==> flow/design.v <==
module FA(inputA, inputB, outputY, Cin, Cout);
 input inputA;
 input inputB;
 input Cin;
 output Cout;
 output outputY;
 wire c1, c2, c3, a1;
 xor g1(a1, inputA, inputB);
 xor g2(outputY, Cin, a1);
 and g3(c1, inputA,inputB);
 and g4(c2, inputA, Cin);
 and g5(c3, inputB, Cin);
 or  g6(Cout, c1, c2, c3);
endmodule  
module FA8(inputA,inputB,outputY,Cin,Co);
 input [7:0]inputA;
 input [7:0]inputB;
 input Cin;
 output Co;
 output [7:0]outputY;
 wire [6:0]Cout;
FA i1(inputA[0], inputB[0], outputY[0], Cin, Cout[0]);
FA i2(inputA[1], inputB[1], outputY[1], Cout[0], Cout[1]);
FA i3(inputA[2], inputB[2], outputY[2], Cout[1], Cout[2]);
FA i4(inputA[3], inputB[3], outputY[3], Cout[2], Cout[3]);
FA i5(inputA[4], inputB[4], outputY[4], Cout[3], Cout[4]);
FA i6(inputA[5], inputB[5], outputY[5], Cout[4], Cout[5]);
FA i7(inputA[6], inputB[6], outputY[6], Cout[5], Cout[6]);
FA i8(inputA[7], inputB[7], outputY[7], Cout[6], Co);
endmodule
module mult8 (out, a, b);
	output [7:0] out;
	input  [7:0] a;
	input  [7:0] b;
        wire  [15:0] out1;
	assign out1 = a * b;
        assign out=out1[11:4];
endmodule
module SigmoidROM(out, add, CS, read);
output[7:0] out;
input[7:0] add;
input CS,read;
reg [7:0] out;
reg [7:0] rom;
always @(*)
begin
case(add)
8'd0: rom = 8'd255;
8'd1: rom = 8'd254;
8'd2: rom = 8'd253;
8'd3: rom = 8'd252;
8'd4: rom = 8'd251;
8'd5: rom = 8'd250;
8'd6: rom = 8'd249;
8'd7: rom = 8'd248;
8'd8: rom = 8'd247;
8'd9: rom = 8'd246;
8'd10: rom = 8'd245;
8'd11: rom = 8'd244;
8'd12: rom = 8'd243;
8'd13: rom = 8'd242;
8'd14: rom = 8'd241;
8'd15: rom = 8'd240;
8'd16: rom = 8'd239;
8'd17: rom = 8'd238;
8'd18: rom = 8'd237;
8'd19: rom = 8'd236;
8'd20: rom = 8'd235;
8'd21: rom = 8'd234;
8'd22: rom = 8'd233;
8'd23: rom = 8'd232;
8'd24: rom = 8'd231;
8'd25: rom = 8'd230;
8'd26: rom = 8'd229;
8'd27: rom = 8'd228;
8'd28: rom = 8'd227;
8'd29: rom = 8'd226;
8'd30: rom = 8'd225;
8'd31: rom = 8'd224;
8'd32: rom = 8'd223;
8'd33: rom = 8'd222;
8'd34: rom = 8'd221;
8'd35: rom = 8'd220;
8'd36: rom = 8'd219;
8'd37: rom = 8'd218;
8'd38: rom = 8'd217;
8'd39: rom = 8'd216;
8'd40: rom = 8'd215;
8'd41: rom = 8'd214;
8'd42: rom = 8'd213;
8'd43: rom = 8'd212;
8'd44: rom = 8'd211;
8'd45: rom = 8'd210;
8'd46: rom = 8'd209;
8'd47: rom = 8'd208;
8'd48: rom = 8'd207;
8'd49: rom = 8'd206;
8'd50: rom = 8'd205;
8'd51: rom = 8'd204;
8'd52: rom = 8'd203;
8'd53: rom = 8'd202;
8'd54: rom = 8'd201;
8'd55: rom = 8'd200;
8'd56: rom = 8'd199;
8'd57: rom = 8'd198;
8'd58: rom = 8'd197;
8'd59: rom = 8'd196;
8'd60: rom = 8'd195;
8'd61: rom = 8'd194;
8'd62: rom = 8'd193;
8'd63: rom = 8'd192;
8'd64: rom = 8'd191;
8'd65: rom = 8'd190;
8'd66: rom = 8'd189;
8'd67: rom = 8'd188;
8'd68: rom = 8'd187;
8'd69: rom = 8'd186;
8'd70: rom = 8'd185;
8'd71: rom = 8'd184;
8'd72: rom = 8'd183;
8'd73: rom = 8'd182;
8'd74: rom = 8'd181;
8'd75: rom = 8'd180;
8'd76: rom = 8'd179;
8'd77: rom = 8'd178;
8'd78: rom = 8'd177;
8'd79: rom = 8'd176;
8'd80: rom = 8'd175;
8'd81: rom = 8'd174;
8'd82: rom = 8'd173;
8'd83: rom = 8'd172;
8'd84: rom = 8'd171;
8'd85: rom = 8'd170;
8'd86: rom = 8'd169;
8'd87: rom = 8'd168;
8'd88: rom = 8'd167;
8'd89: rom = 8'd166;
8'd90: rom = 8'd165;
8'd91: rom = 8'd164;
8'd92: rom = 8'd163;
8'd93: rom = 8'd162;
8'd94: rom = 8'd161;
8'd95: rom = 8'd160;
8'd96: rom = 8'd159;
8'd97: rom = 8'd158;
8'd98: rom = 8'd157;
8'd99: rom = 8'd156;
8'd100: rom = 8'd155;
8'd101: rom = 8'd154;
8'd102: rom = 8'd153;
8'd103: rom = 8'd152;
8'd104: rom = 8'd151;
8'd105: rom = 8'd150;
8'd106: rom = 8'd149;
8'd107: rom = 8'd148;
8'd108: rom = 8'd147;
8'd109: rom = 8'd146;
8'd110: rom = 8'd145;
8'd111: rom = 8'd144;
8'd112: rom = 8'd143;
8'd113: rom = 8'd142;
8'd114: rom = 8'd141;
8'd115: rom = 8'd140;
8'd116: rom = 8'd139;
8'd117: rom = 8'd138;
8'd118: rom = 8'd137;
8'd119: rom = 8'd136;
8'd120: rom = 8'd135;
8'd121: rom = 8'd134;
8'd122: rom = 8'd133;
8'd123: rom = 8'd132;
8'd124: rom = 8'd131;
8'd125: rom = 8'd130;
8'd126: rom = 8'd129;
8'd127: rom = 8'd128;
8'd128: rom = 8'd127;
8'd129: rom = 8'd126;
8'd130: rom = 8'd125;
8'd131: rom = 8'd124;
8'd132: rom = 8'd123;
8'd133: rom = 8'd122;
8'd134: rom = 8'd121;
8'd135: rom = 8'd120;
8'd136: rom = 8'd119;
8'd137: rom = 8'd118;
8'd138: rom = 8'd117;
8'd139: rom = 8'd116;
8'd140: rom = 8'd115;
8'd141: rom = 8'd114;
8'd142: rom = 8'd113;
8'd143: rom = 8'd112;
8'd144: rom = 8'd111;
8'd145: rom = 8'd110;
8'd146: rom = 8'd109;
8'd147: rom = 8'd108;
8'd148: rom = 8'd107;
8'd149: rom = 8'd106;
8'd150: rom = 8'd105;
8'd151: rom = 8'd104;
8'd152: rom = 8'd103;
8'd153: rom = 8'd102;
8'd154: rom = 8'd101;
8'd155: rom = 8'd100;
8'd156: rom = 8'd99;
8'd157: rom = 8'd98;
8'd158: rom = 8'd97;
8'd159: rom = 8'd96;
8'd160: rom = 8'd95;
8'd161: rom = 8'd94;
8'd162: rom = 8'd93;
8'd163: rom = 8'd92;
8'd164: rom = 8'd91;
8'd165: rom = 8'd90;
8'd166: rom = 8'd89;
8'd167: rom = 8'd88;
8'd168: rom = 8'd87;
8'd169: rom = 8'd86;
8'd170: rom = 8'd85;
8'd171: rom = 8'd84;
8'd172: rom = 8'd83;
8'd173: rom = 8'd82;
8'd174: rom = 8'd81;
8'd175: rom = 8'd80;
8'd176: rom = 8'd79;
8'd177: rom = 8'd78;
8'd178: rom = 8'd77;
8'd179: rom = 8'd76;
8'd180: rom = 8'd75;
8'd181: rom = 8'd74;
8'd182: rom = 8'd73;
8'd183: rom = 8'd72;
8'd184: rom = 8'd71;
8'd185: rom = 8'd70;
8'd186: rom = 8'd69;
8'd187: rom = 8'd68;
8'd188: rom = 8'd67;
8'd189: rom = 8'd66;
8'd190: rom = 8'd65;
8'd191: rom = 8'd64;
8'd192: rom = 8'd63;
8'd193: rom = 8'd62;
8'd194: rom = 8'd61;
8'd195: rom = 8'd60;
8'd196: rom = 8'd59;
8'd197: rom = 8'd58;
8'd198: rom = 8'd57;
8'd199: rom = 8'd56;
8'd200: rom = 8'd55;
8'd201: rom = 8'd54;
8'd202: rom = 8'd53;
8'd203: rom = 8'd52;
8'd204: rom = 8'd51;
8'd205: rom = 8'd50;
8'd206: rom = 8'd49;
8'd207: rom = 8'd48;
8'd208: rom = 8'd47;
8'd209: rom = 8'd46;
8'd210: rom = 8'd45;
8'd211: rom = 8'd44;
8'd212: rom = 8'd43;
8'd213: rom = 8'd42;
8'd214: rom = 8'd41;
8'd215: rom = 8'd40;
8'd216: rom = 8'd39;
8'd217: rom = 8'd38;
8'd218: rom = 8'd37;
8'd219: rom = 8'd36;
8'd220: rom = 8'd35;
8'd221: rom = 8'd34;
8'd222: rom = 8'd33;
8'd223: rom = 8'd32;
8'd224: rom = 8'd31;
8'd225: rom = 8'd30;
8'd226: rom = 8'd29;
8'd227: rom = 8'd28;
8'd228: rom = 8'd27;
8'd229: rom = 8'd26;
8'd230: rom = 8'd25;
8'd231: rom = 8'd24;
8'd232: rom = 8'd23;
8'd233: rom = 8'd22;
8'd234: rom = 8'd21;
8'd235: rom = 8'd20;
8'd236: rom = 8'd19;
8'd237: rom = 8'd18;
8'd238: rom = 8'd17;
8'd239: rom = 8'd16;
8'd240: rom = 8'd15;
8'd241: rom = 8'd14;
8'd242: rom = 8'd13;
8'd243: rom = 8'd12;
8'd244: rom = 8'd11;
8'd245: rom = 8'd10;
8'd246: rom = 8'd9;
8'd247: rom = 8'd8;
8'd248: rom = 8'd7;
8'd249: rom = 8'd6;
8'd250: rom = 8'd5;
8'd251: rom = 8'd4;
8'd252: rom = 8'd3;
8'd253: rom = 8'd2;
8'd254: rom = 8'd1;
8'd255: rom = 8'd0;
default: rom = 8'd0;
endcase
end
always @(posedge CS)
begin
if(read==1)
out<=rom;
else
out<=0;
end
endmodule
module LSTM(clk, Of, En, Ci, Cip, In, Ui, Uf, Uk, Uo, Wi, Wk, Wf, Wo, Vo, Bi, Bo, Bf, Bk, PrevH, Cout, Hout);
 input clk, En, Cip; 
 input [7:0] In, Ci, Ui, Uf, Uk;
 input [7:0] Uo, Wi, Wk, Wf, Wo;
 input [7:0] Vo, Bi, Bo, Bf, Bk;
 input [7:0]           PrevH;
 output [7:0] Cout, Hout;
 output Of;
 wire [7:0] m1, m2, m3, m4;
 wire [7:0] m5, m7, m8;
 wire [7:0] m9, m10, m11, m12;
 wire [7:0] m13, m14, m15, m16;
 wire [7:0] i1, f1, k1, o1;
 wire [7:0] It, Ft, Kt, t1;
 wire [10:0] Cin;
 mult8 ins1(m1, In, Wi); 
 mult8 ins2(m2, PrevH, Ui);
 FA8   ins3(m1, m2, m3, Cip, Cin[0]);
 FA8   ins4(m3, Bi, i1,Cin[0], Cin[1]);
 SigmoidROM sg1(It, i1, clk, En);
 mult8 ins5(m4, In, Wf); 
 mult8 ins6(t1, In, Wf);
 FA8   ins7(t1, m4, m5, Cin[1], Cin[2]);
 FA8   ins8(t1, Bi, f1, Cin[2], Cin[3]);
 SigmoidROM sg2(Ft, f1, clk, En);
 mult8 ins9(m7, In, Wk); 
 mult8 ins10(m8, PrevH, Uk);
 FA8   ins11(m7, m8, m9, Cin[3], Cin[4]);
 FA8   ins12(m9, Bk, k1, Cin[4], Cin[5]);
 SigmoidROM sg3(Kt, k1, clk, En);
 FA8   ins13(It, Kt, m10,Cin[5], Cin[6]);
 FA8   ins14(Ft, Ci, m11, Cin[6], Cin[7]);
 FA8   ins15(m10, m11, Cout, Cin[7], Cin[8]);
 mult8 ins16(m12, In, Wo); 
 mult8 ins17(m13, PrevH, Uo);
 mult8 ins18(m14, Ci, Vo);
 FA8   ins19(m12, m13, m15, Cin[8], Cin[9]);
 FA8   ins21(m14, Bo, m16, Cin[9], Cin[10]);
 FA8   ins22(m16, m15, o1, Cin[10], Of);
 SigmoidROM sg4(Hout, o1, clk, En);
 endmodule
== Step by step through the tools: LSTM ==
The steps from the RTL of LSTM to its reports follow in flow order.
Line numbers count from 1 in the design file above.
Operators carry their Yosys type and port widths (W data, S select, Z words).
Library cell names are shortened.
A cell with -- has no value.

* Design top: LSTM
* Clock: clk
* Library: sky130hd
* Corner: tt_025C_1v80

== After elaboration ==
Yosys after proc, flatten, opt, wreduce and memory -nomap, before mapping. Enables and synchronous resets that opt folds into registers are not counted as muxes. Memory bits, and registers merged into a memory's read port (data or address), are not among the register bits. Print and check cells are not counted.
Memory sizes are those after Yosys's memory passes, which may raise the word count (mostly to a power of two), join words into wider ones and drop unused or constant bits.

* Word-level cells: 656
* Input bits: 131
* Clocked read ports x word width: 32
* Bits in read-only memories: 8192
* Output and inout port bits: 17
* Memories: 4
* Flip-flop bits (word level): 0

{| class="wikitable"
|+ Memory list
! memory !! depth !! width !! read ports !! write ports !! line !! RTL
|-
| (no name shown) || 256 || 8 || 1 || 0 || 47 || <nowiki>case(add)</nowiki>
|-
| (no name shown) || 256 || 8 || 1 || 0 || 47 ||
|-
| (no name shown) || 256 || 8 || 1 || 0 || 47 ||
|-
| (no name shown) || 256 || 8 || 1 || 0 || 47 ||
|}

* Bitwise logic cells: 640
* Reduce/logical cells: 4
* Multiply operators: 8

{| class="wikitable"
|+ Operators by type and width
! cell !! count
|-
| $mul A8 B8 Y12 || 8
|-
| $and A1 B1 Y1 || 272
|-
| $or A1 B1 Y1 || 192
|-
| $xor A1 B1 Y1 || 176
|-
| $logic_not A1 Y1 || 4
|}

== Depth ==
Longest topological path by Yosys (ltp), each cell counted once; first at word level (registers and memories cut), then after technology mapping (sequential cells cut; the memories' decode and read muxes count).

* Depth in word-level cells: 289
* ABC_AREA: 0
* Mapped depth: 98
* Mapped depth without buffers: 96

== Mapped cells and area ==
Source: synth_stat.txt of the flow (Yosys; design flattened, memories mapped). It holds for the ABC_AREA given above (unset counts as 0); a run with the other value may have another netlist.
Totals and module areas in this step are rounded.

{| class="wikitable"
|+ Cells by type
! type !! count !! total area (µm²)
|-
| fa_1 || 335 || 6.71E+03
|-
| ha_1 || 160 || 2001.92
|-
| and2_1 || 252 || 1.58E+03
|-
| inv_1 || 397 || 1.49E+03
|-
| nand2_1 || 207 || 776.995
|-
| xnor2_1 || 79 || 691.914
|-
| dfxtp_1 || 32 || 640.614
|-
| xor2_1 || 34 || 297.786
|-
| nor2b_1 || 26 || 162.656
|-
| clkbuf_1 || 40 || 150.144
|-
| a21o_1 || 17 || 127.622
|-
| a21oi_1 || 24 || 120.115
|-
| nor2_1 || 32 || 120.115
|-
| o21ai_0 || 24 || 120.115
|-
| a211oi_1 || 9 || 67.565
|-
| o2111a_1 || 6 || 67.565
|-
| nand4_1 || 10 || 62.56
|-
| a311oi_1 || 7 || 61.309
|}

Other cell types: 22; their cells: 64.

* Mapped flip-flops: 32
* Standard cells after synthesis: 1755
* Cell area after synthesis: 15700 µm²
* Buffer cells: 49
* Area of sequential cells: 641 µm²

The figures by module come from a second, unflattened synthesis with its own total; it is not the netlist above.

* Cell total of the unflattened synthesis: 1861
* Area (unflattened synthesis): 17800 µm²

Each row is one instance without its submodules.

{| class="wikitable"
|+ By module
! module !! times used !! area (µm²) !! cells !! sequential area (µm²)
|-
| mult8 || 9 || 1670 || 189 || 0.0
|-
| FA || 96 || 20.0 || 1 || 0.0
|-
| SigmoidROM || 4 || 210 || 16 || 160
|-
| FA8 || 12 || 0.0 || 0 || 0.0
|-
| LSTM || 1 || 0.0 || 0 || 0.0
|}

== Path before layout ==
Source: OpenSTA report_checks on the synthesized netlist (no wires, ideal clock, input and output delay 20% of the period each), path of least setup slack; recovery checks are left aside. Register names are those of the netlist, which keeps one name where synthesis merged equal registers.

* Kind: input to output
* From: input port In[5]
* To: output port Of
* External input delay: 9.000 ns
* Delay of the path: 26.680 ns
* Buffers on the path: 2
* Data arrival time: 35.680 ns
* Time at the first pin: 9.000 ns
* Stages: 97
* Data required time: 36.000 ns
* Output delay: 9.000 ns
* Period: 45.0 ns
* Slack: 0.320 ns
* Period reached after synthesis: 44.68 ns

"delay of the path" is the arrival time less input delay plus setup time.
A path that ends at an output port has no setup time.
"stages" counts driving pins, that of a launching flip-flop among them; a cell with two outputs on the path counts twice.
"period reached after synthesis" is the clock period less the worst setup slack; recovery checks do not enter. This is arithmetic on one report: input and output delays are still those of the set period (20% each).
Between the ends stands the longest chain of elaborated cells between them, by number of cells; it is not shown to be the way that was timed. Of several equally long chains one is given.
A line is the first line of the expression or statement that the cell stems from. Yosys adds cells for indexed reads and writes and turns some case tables into memories.

* Cell sequence: clkbuf_1 -> clkbuf_1 -> nand2_1 -> fa_1 -> fa_1 -> inv_1 -> fa_1 -> inv_1 -> fa_1 -> inv_1 -> ha_1 -> nand2_1 -> o21ai_0 -> o41ai_1 -> xnor2_1 -> fa_1 -> fa_1 -> fa_1 -> [... 61 more ...] -> fa_1 -> inv_1 -> fa_1 -> fa_1 -> fa_1 -> fa_1 -> fa_1 -> fa_1 -> fa_1 -> inv_1 -> fa_1 -> fa_1 -> fa_1 -> fa_1 -> fa_1 -> fa_1 -> fa_1 -> inv_1
* Cells in the longest elaborated chain: 286
* Elaborated cells on any way between the ends: 502
* Classes of those cells: mul (4); logic (498)

{| class="wikitable"
|+ Ends and longest elaborated chain, after synthesis
! element !! line !! RTL
|-
| from (decl) || 317 || <nowiki>input [7:0] In, Ci, Ui, Uf, Uk;</nowiki>
|-
| $mul A8 B8 Y12 || 36 || <nowiki>assign out1 = a * b;</nowiki>
|-
| $and A1 B1 Y1 || 10 || <nowiki>and g3(c1, inputA,inputB);</nowiki>
|-
| $or A1 B1 Y1 (2 in a row) || 13 || <nowiki>or  g6(Cout, c1, c2, c3);</nowiki>
|-
| $and A1 B1 Y1 || 11 || <nowiki>and g4(c2, inputA, Cin);</nowiki>
|-
| $or A1 B1 Y1 (2 in a row) || 13 ||
|-
| $and A1 B1 Y1 || 11 ||
|-
| $or A1 B1 Y1 (2 in a row) || 13 ||
|-
| [... 265 more ...] || -- ||
|-
| $or A1 B1 Y1 (2 in a row) || 13 ||
|-
| $and A1 B1 Y1 || 11 ||
|-
| $or A1 B1 Y1 (2 in a row) || 13 ||
|-
| $and A1 B1 Y1 || 11 ||
|-
| $or A1 B1 Y1 (2 in a row) || 13 ||
|-
| $and A1 B1 Y1 || 11 ||
|-
| $or A1 B1 Y1 (2 in a row) || 13 ||
|-
| to (decl) || 322 || <nowiki>output Of;</nowiki>
|}

== Timing after layout ==
From the final timing report of flow run 1: the path of least setup slack in the routed layout; clock arrival at registers is part of the times.

* Kind: input to output
* From: input port Wf[5]
* To: output port Of
* Time at the first pin: 8.84 ns
* Stages: 98
* Output delay: 8.84 ns
* Data required time: 35.36 ns
* Slack: 1.22 ns
* Period: 44.2 ns
* Data arrival time: 34.14 ns
* External input delay: 8.84 ns
* Buffers on the path: 4

Between the ends stands the longest chain of elaborated cells between them, by number of cells; it is not shown to be the way that was timed. Of several equally long chains one is given.

* Cell sequence: clkdlybuf4s15_2 -> buf_4 -> and2_1 -> fa_1 -> fa_1 -> fa_1 -> inv_1 -> fa_1 -> inv_1 -> ha_1 -> nor2_1 -> o21bai_1 -> o41ai_2 -> xnor2_1 -> buf_4 -> fa_2 -> fa_2 -> fa_2 -> [... 62 more ...] -> inv_2 -> fa_2 -> fa_2 -> fa_2 -> fa_2 -> fa_2 -> fa_2 -> fa_1 -> inv_1 -> fa_2 -> fa_2 -> fa_2 -> fa_2 -> fa_2 -> fa_2 -> fa_2 -> inv_2 -> buf_2
* Cells in the longest elaborated chain: 238
* Elaborated cells on any way between the ends: 381
* Classes of those cells: mul (1); logic (380)

{| class="wikitable"
|+ Ends and longest elaborated chain, after layout
! element !! line !! RTL
|-
| from (decl) || 318 || <nowiki>input [7:0] Uo, Wi, Wk, Wf, Wo;</nowiki>
|-
| $mul A8 B8 Y12 || 36 || <nowiki>assign out1 = a * b;</nowiki>
|-
| $and A1 B1 Y1 || 11 || <nowiki>and g4(c2, inputA, Cin);</nowiki>
|-
| $or A1 B1 Y1 (2 in a row) || 13 || <nowiki>or  g6(Cout, c1, c2, c3);</nowiki>
|-
| $and A1 B1 Y1 || 11 ||
|-
| $or A1 B1 Y1 (2 in a row) || 13 ||
|-
| $and A1 B1 Y1 || 11 ||
|-
| $or A1 B1 Y1 (2 in a row) || 13 ||
|-
| [... 217 more ...] || -- ||
|-
| $or A1 B1 Y1 (2 in a row) || 13 ||
|-
| $and A1 B1 Y1 || 11 ||
|-
| $or A1 B1 Y1 (2 in a row) || 13 ||
|-
| $and A1 B1 Y1 || 11 ||
|-
| $or A1 B1 Y1 (2 in a row) || 13 ||
|-
| $and A1 B1 Y1 || 11 ||
|-
| $or A1 B1 Y1 (2 in a row) || 13 ||
|-
| to (decl) || 322 || <nowiki>output Of;</nowiki>
|}

Subject: LSTM on sky130hd, stored results

Hello all,

Settings and measured results of 3 stored flow runs for module LSTM (sky130hd), not sorted in any way. The constraints put input and output delay at 20% of the set period each and load the outputs with 0.01 pF.
Measured values are rounded.

=== Flow run 1 ===
{| class="wikitable"
! Setting !! Value
|-
| SETUP_SLACK_MARGIN || 2.05
|-
| period_ns || 44.2
|-
| CAP_MARGIN || 20
|-
| CORE_MARGIN || 2
|-
| CORE_UTILIZATION || 40
|-
| SLEW_MARGIN || 20
|-
! Result !! Value
|-
| Worst slack on setup checks || 1.22 ns
|-
| Post-route utilization || 0.467
|-
| Overall die area || 40800 µm²
|-
| Post-synthesis cell area || 15700 µm²
|-
| Worst hold slack in the final report || 1.55 ns
|-
| Post-route setup TNS || 0.000 ns
|-
| Standard-cell area of the final layout || 18000 µm²
|}

=== Flow run 2 ===
{| class="wikitable"
! Setting !! Value
|-
| ABC_AREA || 0
|-
| CELL_PAD_IN_SITES_DETAIL_PLACEMENT || 1
|-
| CELL_PAD_IN_SITES_GLOBAL_PLACEMENT || 1
|-
| CORE_ASPECT_RATIO || 1.57
|-
| CORE_UTILIZATION || 17
|-
| CTS_CLUSTER_DIAMETER || 368
|-
| CTS_CLUSTER_SIZE || 70
|-
| GPL_ROUTABILITY_DRIVEN || 0
|-
| MAX_ROUTING_LAYER || met5
|-
| MIN_ROUTING_LAYER || met2
|-
| SETUP_SLACK_MARGIN || 5.0
|-
| period_ns || 65.7
|-
| CAP_MARGIN || 20
|-
| CORE_MARGIN || 2
|-
| SLEW_MARGIN || 20
|-
! Result !! Value
|-
| Worst slack on setup checks || 10.2 ns
|-
| Post-route utilization || 0.204
|-
| Overall die area || 94800 µm²
|-
| Post-synthesis cell area || 15700 µm²
|-
| Worst hold slack in the final report || 1.57 ns
|-
| Post-route setup TNS || 0.000 ns
|-
| Standard-cell area of the final layout || 18600 µm²
|}

=== Flow run 3 ===
{| class="wikitable"
! Setting !! Value
|-
| ABC_AREA || 1
|-
| CORE_MARGIN || 7
|-
| CORE_UTILIZATION || 68
|-
| CTS_CLUSTER_DIAMETER || 166
|-
| CTS_CLUSTER_SIZE || 83
|-
| HOLD_SLACK_MARGIN || 0.27
|-
| PLACE_DENSITY_LB_ADDON || 0.14
|-
| SETUP_SLACK_MARGIN || 5.0
|-
| period_ns || 25.4
|-
| CAP_MARGIN || 20
|-
| SLEW_MARGIN || 20
|-
! Result !! Value
|-
| Worst slack on setup checks || -9.51 ns
|-
| Post-route utilization || 0.82
|-
| Overall die area || 29700 µm²
|-
| Post-synthesis cell area || 17100 µm²
|-
| Worst hold slack in the final report || 1.66 ns
|-
| Post-route setup TNS || -46.5 ns
|-
| Standard-cell area of the final layout || 20100 µm²
|}

Thanks
